==> flow/design.v <==
module IIR(clk, rst, Start, load, DIn, RAddr, data_done, WEN, Yn, WAddr, Finish);
	parameter n = 16;
	parameter m = 20;
	input clk, rst;
	input Start;
	input data_done;
	input [n-1:0]DIn;
	output WEN, load;
	output Finish;
	output [n-1:0]Yn;
	output [m-1:0]RAddr;
	output [m-1:0]WAddr;
	wire control_state;
	control_FSM control(
		.clk(clk), .rst(rst),
		.start(Start), .data_done(data_done), .load(load), .RAddr(RAddr), .state(control_state)
	);
	datapath dp(
		.clk(clk), .rst(rst),
		.command(control_state), .RAddr(RAddr), .DIn(DIn), .WEN(WEN), .Yn(Yn), .WAddr(WAddr), .finish(Finish)
	);
endmodule
module control_FSM(clk, rst, start, data_done, load, RAddr, state);
	parameter m = 20;
	parameter idle = 1'b0;
	parameter read = 1'b1;
	input clk, rst, start, data_done;
	output load, state;
	output [m-1:0]RAddr;
	reg load, state;
	reg [m-1:0]RAddr;
	reg next_load, next_state;
	reg [m-1:0]next_RAddr;
	always@(*) begin
		next_state = idle;
		next_load = 1'b0;
		next_RAddr = 0;
		case(state)
			idle: begin
				next_state = idle;
				next_RAddr = 0;
				next_load = 1'b0;
				if(start) begin
					next_state = read;
					next_RAddr = 0;
					next_load = 1'b1;
				end
			end
			read: begin
				next_state = read;
				next_RAddr = RAddr + 1;
				next_load = 1'b1;
				if(data_done) begin
					next_state = idle;
					next_RAddr = 0;
					next_load = 1'b0;
				end
			end
		endcase
	end
	always@(posedge clk or posedge rst) begin  
		if(rst)begin
			state <= 1'b0;
			load <= 1'b0;
			RAddr <= {m{1'b0}};
		end else begin
			state <= next_state;
			load <= next_load;
			RAddr <= next_RAddr;
		end
	end
endmodule
module datapath(clk, rst, command, RAddr, DIn, WEN, Yn, WAddr, finish);
	parameter idle = 1'b0;
	parameter write = 1'b1;
	parameter n = 16;
	parameter m = 20;
	input clk, rst, command;
	input [m-1:0]RAddr;
	input [n-1:0]DIn;
	output WEN, finish;
	output [n-1:0]Yn;
	output [m-1:0]WAddr;
	reg WEN, finish, state;
	reg [m-1:0]WAddr;
	reg next_WEN, next_finish, next_state;
	reg [m-1:0]next_WAddr;
	reg [n-1:0]x0, x1, x2, x3, x4, x5;
	reg [n-1:0]y0, y1, y2, y3, y4;
	wire [n-1:0]next_x0, next_x1, next_x2, next_x3, next_x4, next_x5;
	wire [n-1:0]next_y0, next_y1, next_y2, next_y3, next_y4;
	wire [n+6:0]a0, a1, a2, a3, a4, a5, b0, a_all;
	wire [n+8:0]b1, b2, b3, b4, b_all;
	wire [n-1:0]DIn_fix = ~command ? {n{1'b0}} : DIn;
	wire [n-1:0]x0_abs, x1_abs, x2_abs, x3_abs, x4_abs, x5_abs;
	wire [n-1:0]y0_abs, y1_abs, y2_abs, y3_abs, y4_abs;
	assign x0_abs = x0[n-1] ? (~x0 + 1) : x0;
	assign x1_abs = x1[n-1] ? (~x1 + 1) : x1;
	assign x2_abs = x2[n-1] ? (~x2 + 1) : x2;
	assign x3_abs = x3[n-1] ? (~x3 + 1) : x3;
	assign x4_abs = x4[n-1] ? (~x4 + 1) : x4;
	assign x5_abs = x5[n-1] ? (~x5 + 1) : x5;
	assign y0_abs = y0[n-1] ? (~y0 + 1) : y0;
	assign y1_abs = y1[n-1] ? (~y1 + 1) : y1;
	assign y2_abs = y2[n-1] ? (~y2 + 1) : y2;
	assign y3_abs = y3[n-1] ? (~y3 + 1) : y3;
	assign y4_abs = y4[n-1] ? (~y4 + 1) : y4;
	assign a_all = (x0[n-1] ? (~a0 + 1) : a0) +
				   (x1[n-1] ? (~a1 + 1) : a1) +
				   (x2[n-1] ? (~a2 + 1) : a2) +
				   (x3[n-1] ? (~a3 + 1) : a3) +
				   (x4[n-1] ? (~a4 + 1) : a4) +
				   (x5[n-1] ? (~a5 + 1) : a5) +
				   (y0[n-1] ? (~b0 + 1) : b0);
	assign b_all = (y1[n-1] ? b1 : (~b1 + 1)) +
				   (y2[n-1] ? (~b2 + 1) : b2) +
				   (y3[n-1] ? b3 : (~b3 + 1)) +
				   (y4[n-1] ? (~b4 + 1) : b4);
	assign Yn = a_all[n+6:7] + {b_all[n+8], b_all[n+5:7]};
	assign a0 = {x0_abs[n-1],
				( {x0_abs[n-2:0], 7'd0} >> 6 )+
				( {x0_abs[n-2:0], 7'd0} >> 9 )+
				( {x0_abs[n-2:0], 7'd0} >> 10)+
				( {x0_abs[n-2:0], 7'd0} >> 11)+
				( {x0_abs[n-2:0], 7'd0} >> 12)+
				( {x0_abs[n-2:0], 7'd0} >> 13) };
	assign a1 = {x1_abs[n-1],
				( {x1_abs[n-2:0], 7'd0} >> 6 )+
				( {x1_abs[n-2:0], 7'd0} >> 8 )+
				( {x1_abs[n-2:0], 7'd0} >> 10)+
				( {x1_abs[n-2:0], 7'd0} >> 11)+
				( {x1_abs[n-2:0], 7'd0} >> 14) };
	assign a2 = {x2_abs[n-1],
				( {x2_abs[n-2:0], 7'd0} >> 5 )+
				( {x2_abs[n-2:0], 7'd0} >> 8 )+
				( {x2_abs[n-2:0], 7'd0} >> 9 )+
				( {x2_abs[n-2:0], 7'd0} >> 11)+
				( {x2_abs[n-2:0], 7'd0} >> 14) };
	assign a3 = {x3_abs[n-1],
				( {x3_abs[n-2:0], 7'd0} >> 5 )+
				( {x3_abs[n-2:0], 7'd0} >> 8 )+
				( {x3_abs[n-2:0], 7'd0} >> 9 )+
				( {x3_abs[n-2:0], 7'd0} >> 11)+
				( {x3_abs[n-2:0], 7'd0} >> 14) };
	assign a4 = {x4_abs[n-1],
				( {x4_abs[n-2:0], 7'd0} >> 6 )+
				( {x4_abs[n-2:0], 7'd0} >> 8 )+
				( {x4_abs[n-2:0], 7'd0} >> 10)+
				( {x4_abs[n-2:0], 7'd0} >> 11)+
				( {x4_abs[n-2:0], 7'd0} >> 14) };
	assign a5 = {x5_abs[n-1],
				( {x5_abs[n-2:0], 7'd0} >> 6 )+
				( {x5_abs[n-2:0], 7'd0} >> 9 )+
				( {x5_abs[n-2:0], 7'd0} >> 10)+
				( {x5_abs[n-2:0], 7'd0} >> 11)+
				( {x5_abs[n-2:0], 7'd0} >> 12)+
				( {x5_abs[n-2:0], 7'd0} >> 13) };
	assign b0 = {y0_abs[n-1],
				( {y0_abs[n-2:0], 7'd0} >> 2 )+
				( {y0_abs[n-2:0], 7'd0} >> 3 )+
				( {y0_abs[n-2:0], 7'd0} >> 8 )+
				( {y0_abs[n-2:0], 7'd0} >> 11)+
				( {y0_abs[n-2:0], 7'd0} >> 13)+
				( {y0_abs[n-2:0], 7'd0} >> 14) };
	assign b1 = {y1_abs[n-1],
				( {2'd0, y1_abs[n-2:0], 7'd0}      )+
				( {2'd0, y1_abs[n-2:0], 7'd0} >> 1 )+
				( {2'd0, y1_abs[n-2:0], 7'd0} >> 3 )+
				( {2'd0, y1_abs[n-2:0], 7'd0} >> 6 )+
				( {2'd0, y1_abs[n-2:0], 7'd0} >> 7 )+
				( {2'd0, y1_abs[n-2:0], 7'd0} >> 8 )+
				( {2'd0, y1_abs[n-2:0], 7'd0} >> 10)+
				( {2'd0, y1_abs[n-2:0], 7'd0} >> 11)+
				( {2'd0, y1_abs[n-2:0], 7'd0} >> 12)+
				( {2'd0, y1_abs[n-2:0], 7'd0} >> 13) };
	assign b2 = {y2_abs[n-1],
				( {2'd0, y2_abs[n-2:0], 7'd0} << 1 )+
				( {2'd0, y2_abs[n-2:0], 7'd0}      )+
				( {2'd0, y2_abs[n-2:0], 7'd0} >> 2 )+
				( {2'd0, y2_abs[n-2:0], 7'd0} >> 4 )+
				( {2'd0, y2_abs[n-2:0], 7'd0} >> 5 )+
				( {2'd0, y2_abs[n-2:0], 7'd0} >> 6 )+
				( {2'd0, y2_abs[n-2:0], 7'd0} >> 7 )+
				( {2'd0, y2_abs[n-2:0], 7'd0} >> 8 ) };
	assign b3 = {y3_abs[n-1],
				( {2'd0, y3_abs[n-2:0], 7'd0} << 2 )+
				( {2'd0, y3_abs[n-2:0], 7'd0} >> 7 )+
				( {2'd0, y3_abs[n-2:0], 7'd0} >> 9 )+
				( {2'd0, y3_abs[n-2:0], 7'd0} >> 10)+
				( {2'd0, y3_abs[n-2:0], 7'd0} >> 12) };
	assign b4 = {y4_abs[n-1],
				( {2'd0, y4_abs[n-2:0], 7'd0} << 1 )+
				( {2'd0, y4_abs[n-2:0], 7'd0} >> 1 )+
				( {2'd0, y4_abs[n-2:0], 7'd0} >> 2 )+
				( {2'd0, y4_abs[n-2:0], 7'd0} >> 7 )+
				( {2'd0, y4_abs[n-2:0], 7'd0} >> 13)+
				( {2'd0, y4_abs[n-2:0], 7'd0} >> 14) };
	assign next_x0 = x1;
	assign next_x1 = x2;
	assign next_x2 = x3;
	assign next_x3 = x4;
	assign next_x4 = x5;
	assign next_x5 = DIn_fix;
	assign next_y0 = y1;
	assign next_y1 = y2;
	assign next_y2 = y3;
	assign next_y3 = y4;
	assign next_y4 = Yn;
	always@(*) begin
		next_state = idle;
		next_WEN = 1'b0;
		next_finish = 1'b0;
		next_WAddr = {m{1'b0}};
		case(state)
			idle: begin
				next_state = idle;
				next_WEN = 1'b0;
				next_finish = 1'b0;
				next_WAddr = {m{1'b0}};
				if(command) begin
					next_state = write;
					next_WEN = 1'b1;
					next_finish = 1'b0;
					next_WAddr = {m{1'b0}};
				end
			end
			write: begin
				next_state = write;
				next_WEN = 1'b1;
				next_finish = 1'b0;
				next_WAddr = RAddr;
				if(~command) begin
					next_state = idle;
					next_WEN = 1'b0;
					next_finish = 1'b1;
					next_WAddr = {m{1'b0}};
				end
			end
		endcase
	end
	always@(posedge clk or posedge rst) begin  
		if(rst)begin
			state <= 1'b0;
			WEN <= 1'b0;
			finish <= 1'b0;
			WAddr <= {m{1'b0}};
			x0 <= {n{1'b0}};
			x1 <= {n{1'b0}};
			x2 <= {n{1'b0}};
			x3 <= {n{1'b0}};
			x4 <= {n{1'b0}};
			x5 <= {n{1'b0}};
			y0 <= {n{1'b0}};
			y1 <= {n{1'b0}};
			y2 <= {n{1'b0}};
			y3 <= {n{1'b0}};
			y4 <= {n{1'b0}};
		end else begin
			state <= next_state;
			WEN <= next_WEN;
			finish <= next_finish;
			WAddr <= next_WAddr;
			x0 <= next_x0;
			x1 <= next_x1;
			x2 <= next_x2;
			x3 <= next_x3;
			x4 <= next_x4;
			x5 <= next_x5;
			y0 <= next_y0;
			y1 <= next_y1;
			y2 <= next_y2;
			y3 <= next_y3;
			y4 <= next_y4;
		end
	end
endmodule
======== Step by step through the tools: IIR ========
The steps from the RTL of IIR to its reports follow in flow order.
Lines are those of the file above, counted from 1.
Library cell names are shortened.
The mark -- stands for no value.
inputs
  design top .............................. IIR
  clock input ............................. clk
  standard-cell library ................... sky130hd
  corner .................................. tt_025C_1v80

======== Word-level counts ========
Counts by Yosys on the flattened word-level netlist (proc, flatten, opt, wreduce; memories kept). Register bits leave out memories and registers merged into their read ports (data or address); mux counts leave out enables and synchronous resets folded into registers. Print and check cells are left out. Cells with the same type and inputs are merged into one.
bit counts
  bits of input ports ..................... 20
  register bits after elaboration ......... 219
  word-level cells ........................ 162
  output and inout port bits .............. 59
operators by class
  $add $sub $neg .......................... 89
  bitwise gates (word level) .............. 24
  mux-type cells .......................... 33
operator list
  operator                                        count
  2-to-1 mux 16 bit                               12
  adder 16 x 1 -> 16 bit (second input constant)  11
  NOT 16 bit                                      11
  adder 23 x 1 -> 23 bit (second input constant)  7
  NOT 23 bit                                      7
  2-to-1 mux 23 bit                               7
  adder 22 x 11 -> 22 bit                         7
  adder 23 bit                                    6
  adder 22 x 8 -> 22 bit                          5
  adder 25 x 1 -> 25 bit (second input constant)  4
  NOT 25 bit                                      4
  2-to-1 mux 25 bit                               4
  adder 24 x 15 -> 24 bit                         4
  adder 22 x 12 -> 22 bit                         4
  parallel mux 20 bit (select 2 bit)              2
  adder 25 bit                                    3
  adder 22 x 9 -> 22 bit                          3
  adder 24 x 10 -> 24 bit                         2
  adder 24 x 12 -> 24 bit                         2
  adder 24 x 14 -> 24 bit                         2
  adder 24 x 16 -> 24 bit                         2
  adder 24 x 20 -> 24 bit                         2
  adder 24 x 9 -> 24 bit                          2
  adder 22 x 10 -> 22 bit                         2
  adder 22 x 13 -> 22 bit                         2
  2-to-1 mux 20 bit                               2
  adder 17 x 14 -> 18 bit                         2
  adder 16 x 13 -> 17 bit                         2
Other operator kinds: 17; their cells: 23.

======== Logic depth ========
Longest topological path by Yosys (ltp), each cell counted once; first at word level (registers and memories cut), then after technology mapping (sequential cells cut; the memories' decode and read muxes count).
logic depth
  depth in word-level cells ............... 19
  ABC_AREA ................................ 1
  depth in mapped cells ................... 65
  depth with buffers taken out ............ 65

======== Netlist ========
Source: synth_stat.txt of the flow (Yosys; design flattened, memories mapped). It holds for the ABC_AREA given above (unset counts as 0); a run with the other value may have another netlist.
synthesis totals
  buffers ................................. 47
  flip-flop cells ......................... 219
  standard cells after synthesis .......... 6103
  area of sequential cells ................ 5480.3 um^2
  mapped area ............................. 46553.4 um^2
cell types
  cell      count  area in all (um^2)
  fa_1      523    1.05E+04
  ha_1      545    6819.04
  dfrtp_1   219    5.48E+03
  inv_1     1278   4.8E+03
  nand2_1   1114   4181.51
  xor2_1    408    3.57E+03
  nor2_1    441    1.66E+03
  a21oi_1   326    1.63E+03
  nand3_1   300    1501.44
  xnor2_1   167    1.46E+03
  o21ai_0   181    905.869
  nor3_1    96     480.461
  nand4_1   70     437.92
  nand2_2   42     262.752
  nand3b_1  25     187.68
  a31oi_1   23     143.888
  o21bai_1  19     142.637
  or2_2     22     137.632
Not listed: further types 52, cells in them 304.

======== Path before layout ========
OpenSTA on the mapped netlist: ideal clock, no wires. The path of least setup slack (recovery checks aside). Input and output delay are each 20% of the period. Register names are those of the netlist, which keeps one name where synthesis merged equal registers.
timing post-synthesis
  kind .................................... register to output
  from .................................... register dp.x0[15]
  to ...................................... output Yn[15]
  output delay ............................ 3.200 ns
  time at the first pin ................... 0.000 ns
  path buffers ............................ 2
  slack ................................... 2.041 ns
  arrival time ............................ 10.759 ns
  stages .................................. 60
  path delay .............................. 10.759 ns
  data required time ...................... 12.800 ns
  clock period ............................ 16.0 ns
  period reached after synthesis .......... 13.959 ns
"path delay" = arrival - input delay + setup time.
At an output port there is no setup time.
"stages" counts driving pins, that of a launching flip-flop among them; a cell with two outputs on the path counts twice.
"period reached after synthesis" = period - worst setup slack (recovery checks aside). The figure is calculated, with input and output delays left at 20% of the set period.
The rows between start and end are the longest chain of elaborated cells between them; the timing report does not say that the signal goes this way. Where chains are equally long, one stands for them.
A line is the first line of the expression or statement that the cell stems from. Yosys adds cells for indexed reads and writes and turns some case tables into memories.
on the way, post-synthesis
  cells stage by stage .................... dfrtp_1 -> clkbuf_1 -> clkbuf_1 -> nand2_1 -> xnor2_1 -> ha_1 -> inv_1 -> fa_1 -> o21ai_0 -> a21oi_1 -> nor2_1 -> nor2_1 -> xnor2_1 -> fa_1 -> inv_1 -> fa_1 -> fa_1 -> inv_1 -> [24 not listed] -> a21oi_1 -> o21ai_0 -> nand3_1 -> nand2_1 -> a31oi_1 -> xnor2_1 -> ha_1 -> inv_1 -> nor3_1 -> nand2_1 -> o21ai_0 -> xor2_1 -> nand4_1 -> nand2_1 -> nand3_1 -> nand2_1 -> nand2_1 -> nand2_1
  length of the longest elaborated chain .. 16
  elaborated cells on any way between the ends .. 18
  RTL lines with such cells ............... 4
  those cells by class .................... 14 x add/sub; 2 x mux; 2 x logic
RTL lines, path post-synthesis
  element                    line  text
  start, declared            88    reg [n-1:0]x0, x1, x2, x3, x4, x5;
  start, assigned            247   x0 <= {n{1'b0}};
  start, assigned            263   x0 <= next_x0;
  2-to-1 mux 16 bit          97    assign x0_abs = x0[n-1] ? (~x0 + 1) : x0;
  adder 16 x 13 -> 17 bit    121   ( {x0_abs[n-2:0], 7'd0} >> 6 )+
  adder 22 x 12 -> 22 bit    121
  adder 22 x 11 -> 22 bit    121
  adder 22 x 10 -> 22 bit    121
  adder 22 x 9 -> 22 bit     121
  NOT 23 bit                 108   assign a_all = (x0[n-1] ? (~a0 + 1) : a0) +
  adder 23 x 1 -> 23 bit     108
  2-to-1 mux 23 bit          108
  adder 23 bit (6 in a row)  108
  adder 16 bit               119   assign Yn = a_all[n+6:7] + {b_all[n+8], b_all[n+5:7]};
  end, declared              10    output [n-1:0]Yn;

======== Path in the finished layout ========
Path of least setup slack in the final report of record 3 (OpenROAD, finished layout, wires in). Where an end is a register, its clock arrival counts in the times.
timing after layout
  kind .................................... register to output
  from .................................... register dp.y0[2]
  to ...................................... output Yn[13]
  time at the first pin ................... 0.60 ns
  slack ................................... -0.39 ns
  path buffers ............................ 1
  output delay ............................ 3.20 ns
  clock period ............................ 16.0 ns
  data required time ...................... 12.80 ns
  arrival time ............................ 13.19 ns
  stages .................................. 45
The rows between start and end are the longest chain of elaborated cells between them; the timing report does not say that the signal goes this way. Where chains are equally long, one stands for them.
on the way, after layout
  cells stage by stage .................... dfrtp_1 -> nor3_1 -> nand2_1 -> nor3_1 -> inv_1 -> nor3_1 -> or2_2 -> xor2_1 -> inv_1 -> fa_1 -> inv_1 -> fa_1 -> ha_1 -> inv_1 -> fa_1 -> xnor2_1 -> nand3b_1 -> nand2_1 -> [9 not listed] -> nand2_1 -> a21o_1 -> a21o_1 -> a21oi_1 -> o21ai_0 -> a21oi_1 -> xnor2_1 -> ha_1 -> a21o_1 -> a21oi_1 -> o21ai_0 -> a21oi_1 -> o21bai_1 -> a21oi_1 -> nor2_1 -> nor2_1 -> xor2_2 -> clkdlybuf4s50_1
  length of the longest elaborated chain .. 13
  elaborated cells on any way between the ends .. 13
  RTL lines with such cells ............... 5
  those cells by class .................... 9 x add/sub; 2 x mux; 2 x logic
RTL lines, path after layout
  element                  line  text
  start, declared          89    reg [n-1:0]y0, y1, y2, y3, y4;
  start, assigned          253   y0 <= {n{1'b0}};
  start, assigned          269   y0 <= next_y0;
  NOT 16 bit               103   assign y0_abs = y0[n-1] ? (~y0 + 1) : y0;
  adder 16 x 1 -> 16 bit   103
  2-to-1 mux 16 bit        103
  adder 20 x 19 -> 21 bit  159   ( {y0_abs[n-2:0], 7'd0} >> 2 )+
  adder 22 x 14 -> 22 bit  159
  adder 22 x 11 -> 22 bit  159
  adder 22 x 9 -> 22 bit   159
  adder 22 x 8 -> 22 bit   159
  NOT 23 bit               114   (y0[n-1] ? (~b0 + 1) : b0);
  adder 23 x 1 -> 23 bit   114
  2-to-1 mux 23 bit        114
  adder 23 bit             108   assign a_all = (x0[n-1] ? (~a0 + 1) : a0) +
  adder 16 bit             119   assign Yn = a_all[n+6:7] + {b_all[n+8], b_all[n+5:7]};
  end, declared            10    output [n-1:0]Yn;

## Implementation results

Settings and measured results of 4 stored flow runs for module IIR (sky130hd), not sorted in any way. The constraints put input and output delay at 20% of the set period each and load the outputs with 0.01 pF.
"reached clock period" is the run's clock period less its worst setup slack. It is reckoned from that one timing run; input and output delays stay at 20% of the period that was set.
"worst path time" is the time allowed to the run's worst setup path (the clock period less input and output delay, where it has them) less its slack. Clock arrival times count: a late capture clock shortens it, a late launch clock lengthens it.

======== record 1 ========
==> flow/run.sh <==
#!/bin/bash
# the make line also repeats the synthesis and layout settings of config.mk as NAME=value (left out here)
make -C /OpenROAD-flow-scripts/flow DESIGN_CONFIG=/design/flow/config.mk WORK_HOME=/design/flow/orfs CLKGATE_MAP_FILE= finish
==> flow/config.mk <==
export PLATFORM = sky130hd
export DESIGN_NAME = IIR
export DESIGN_NICKNAME = IIR
export VERILOG_FILES = /design/flow/design.v
export SDC_FILE = /design/flow/constraint.sdc
export NUM_CORES = 4
export LEC_CHECK = 0
export CAP_MARGIN = 15
export CELL_PAD_IN_SITES_DETAIL_PLACEMENT = 1
export CELL_PAD_IN_SITES_GLOBAL_PLACEMENT = 0
export CORE_ASPECT_RATIO = 1.92
export CORE_MARGIN = 5
export CORE_UTILIZATION = 61
export GPL_TIMING_DRIVEN = 1
export MAX_ROUTING_LAYER = met4
export PLACE_DENSITY_LB_ADDON = 0.21
export SETUP_SLACK_MARGIN = 4.67
export SLEW_MARGIN = 5
==> flow/constraint.sdc <==
create_clock -name core_clock -period 21.7 [get_ports {clk}]
set_input_delay 4.3400 -clock core_clock [delete_from_list [all_inputs] [get_ports {clk}]]
set_output_delay 4.3400 -clock core_clock [all_outputs]
set_load 0.01 [all_outputs]

-------- record 1 --------
  did not finish, routing stopped with GRT-0116

======== record 2 ========
==> flow/run.sh <==
#!/bin/bash
# the make line also repeats the synthesis and layout settings of config.mk as NAME=value (left out here)
make -C /OpenROAD-flow-scripts/flow DESIGN_CONFIG=/design/flow/config.mk WORK_HOME=/design/flow/orfs CLKGATE_MAP_FILE= finish
==> flow/config.mk <==
export PLATFORM = sky130hd
export DESIGN_NAME = IIR
export DESIGN_NICKNAME = IIR
export VERILOG_FILES = /design/flow/design.v
export SDC_FILE = /design/flow/constraint.sdc
export NUM_CORES = 4
export LEC_CHECK = 0
export ABC_AREA = 1
export CAP_MARGIN = 20
export CELL_PAD_IN_SITES_DETAIL_PLACEMENT = 1
export CELL_PAD_IN_SITES_GLOBAL_PLACEMENT = 2
export CORE_MARGIN = 5
export CORE_UTILIZATION = 58
export SETUP_SLACK_MARGIN = -0.2
export SLEW_MARGIN = 20
==> flow/constraint.sdc <==
create_clock -name core_clock -period 12.4 [get_ports {clk}]
set_input_delay 2.4800 -clock core_clock [delete_from_list [all_inputs] [get_ports {clk}]]
set_output_delay 2.4800 -clock core_clock [all_outputs]
set_load 0.01 [all_outputs]

-------- record 2 --------
  did not finish, placement stopped with GPL-0301

======== record 3 ========
==> flow/run.sh <==
#!/bin/bash
# the make line also repeats the synthesis and layout settings of config.mk as NAME=value (left out here)
make -C /OpenROAD-flow-scripts/flow DESIGN_CONFIG=/design/flow/config.mk WORK_HOME=/design/flow/orfs CLKGATE_MAP_FILE= finish
==> flow/config.mk <==
export PLATFORM = sky130hd
export DESIGN_NAME = IIR
export DESIGN_NICKNAME = IIR
export VERILOG_FILES = /design/flow/design.v
export SDC_FILE = /design/flow/constraint.sdc
export NUM_CORES = 4
export LEC_CHECK = 0
export ABC_AREA = 1
export CAP_MARGIN = 5
export CORE_MARGIN = 2
export CORE_UTILIZATION = 46
export CTS_CLUSTER_DIAMETER = 268
export GPL_TIMING_DRIVEN = 0
export HOLD_SLACK_MARGIN = 0.23
export MAX_ROUTING_LAYER = met4
export MIN_ROUTING_LAYER = met2
export PLACE_DENSITY_LB_ADDON = 0.03
export SETUP_SLACK_MARGIN = -1.12
export SLEW_MARGIN = 20
export TNS_END_PERCENT = 75
==> flow/constraint.sdc <==
create_clock -name core_clock -period 16.0 [get_ports {clk}]
set_input_delay 3.2000 -clock core_clock [delete_from_list [all_inputs] [get_ports {clk}]]
set_output_delay 3.2000 -clock core_clock [all_outputs]
set_load 0.01 [all_outputs]

-------- measured, record 3 --------
  chip area after synthesis (Yosys) ....... 46553.4 um^2
  area inside the die boundary ............ 103765.0 um^2
  standard-cell area after layout ......... 50108.1 um^2
  utilization after routing ............... 0.5
  setup slack of the critical path ........ -0.394 ns
  summed negative setup slack ............. -1.779 ns
  worst-case hold slack ................... 0.369 ns
  reached clock period .................... 16.394 ns
  worst path time ......................... 13.19 ns
  critical path type ...................... register to output

======== record 4 ========
==> flow/run.sh <==
#!/bin/bash
# the make line also repeats the synthesis and layout settings of config.mk as NAME=value (left out here)
make -C /OpenROAD-flow-scripts/flow DESIGN_CONFIG=/design/flow/config.mk WORK_HOME=/design/flow/orfs CLKGATE_MAP_FILE= finish
==> flow/config.mk <==
export PLATFORM = sky130hd
export DESIGN_NAME = IIR
export DESIGN_NICKNAME = IIR
export VERILOG_FILES = /design/flow/design.v
export SDC_FILE = /design/flow/constraint.sdc
export NUM_CORES = 4
export LEC_CHECK = 0
export CAP_MARGIN = 20
export CORE_MARGIN = 2
export CORE_UTILIZATION = 40
export SETUP_SLACK_MARGIN = -1.03
export SLEW_MARGIN = 20
==> flow/constraint.sdc <==
create_clock -name core_clock -period 15.8 [get_ports {clk}]
set_input_delay 3.1600 -clock core_clock [delete_from_list [all_inputs] [get_ports {clk}]]
set_output_delay 3.1600 -clock core_clock [all_outputs]
set_load 0.01 [all_outputs]

-------- measured, record 4 --------
  chip area after synthesis (Yosys) ....... 44098.5 um^2
  area inside the die boundary ............ 112920.0 um^2
  standard-cell area after layout ......... 49507.5 um^2
  utilization after routing ............... 0.454
  setup slack of the critical path ........ -0.265 ns
  summed negative setup slack ............. -0.477 ns
  worst-case hold slack ................... 0.421 ns
  reached clock period .................... 16.065 ns
  worst path time ......................... 12.91 ns
  critical path type ...................... register to output
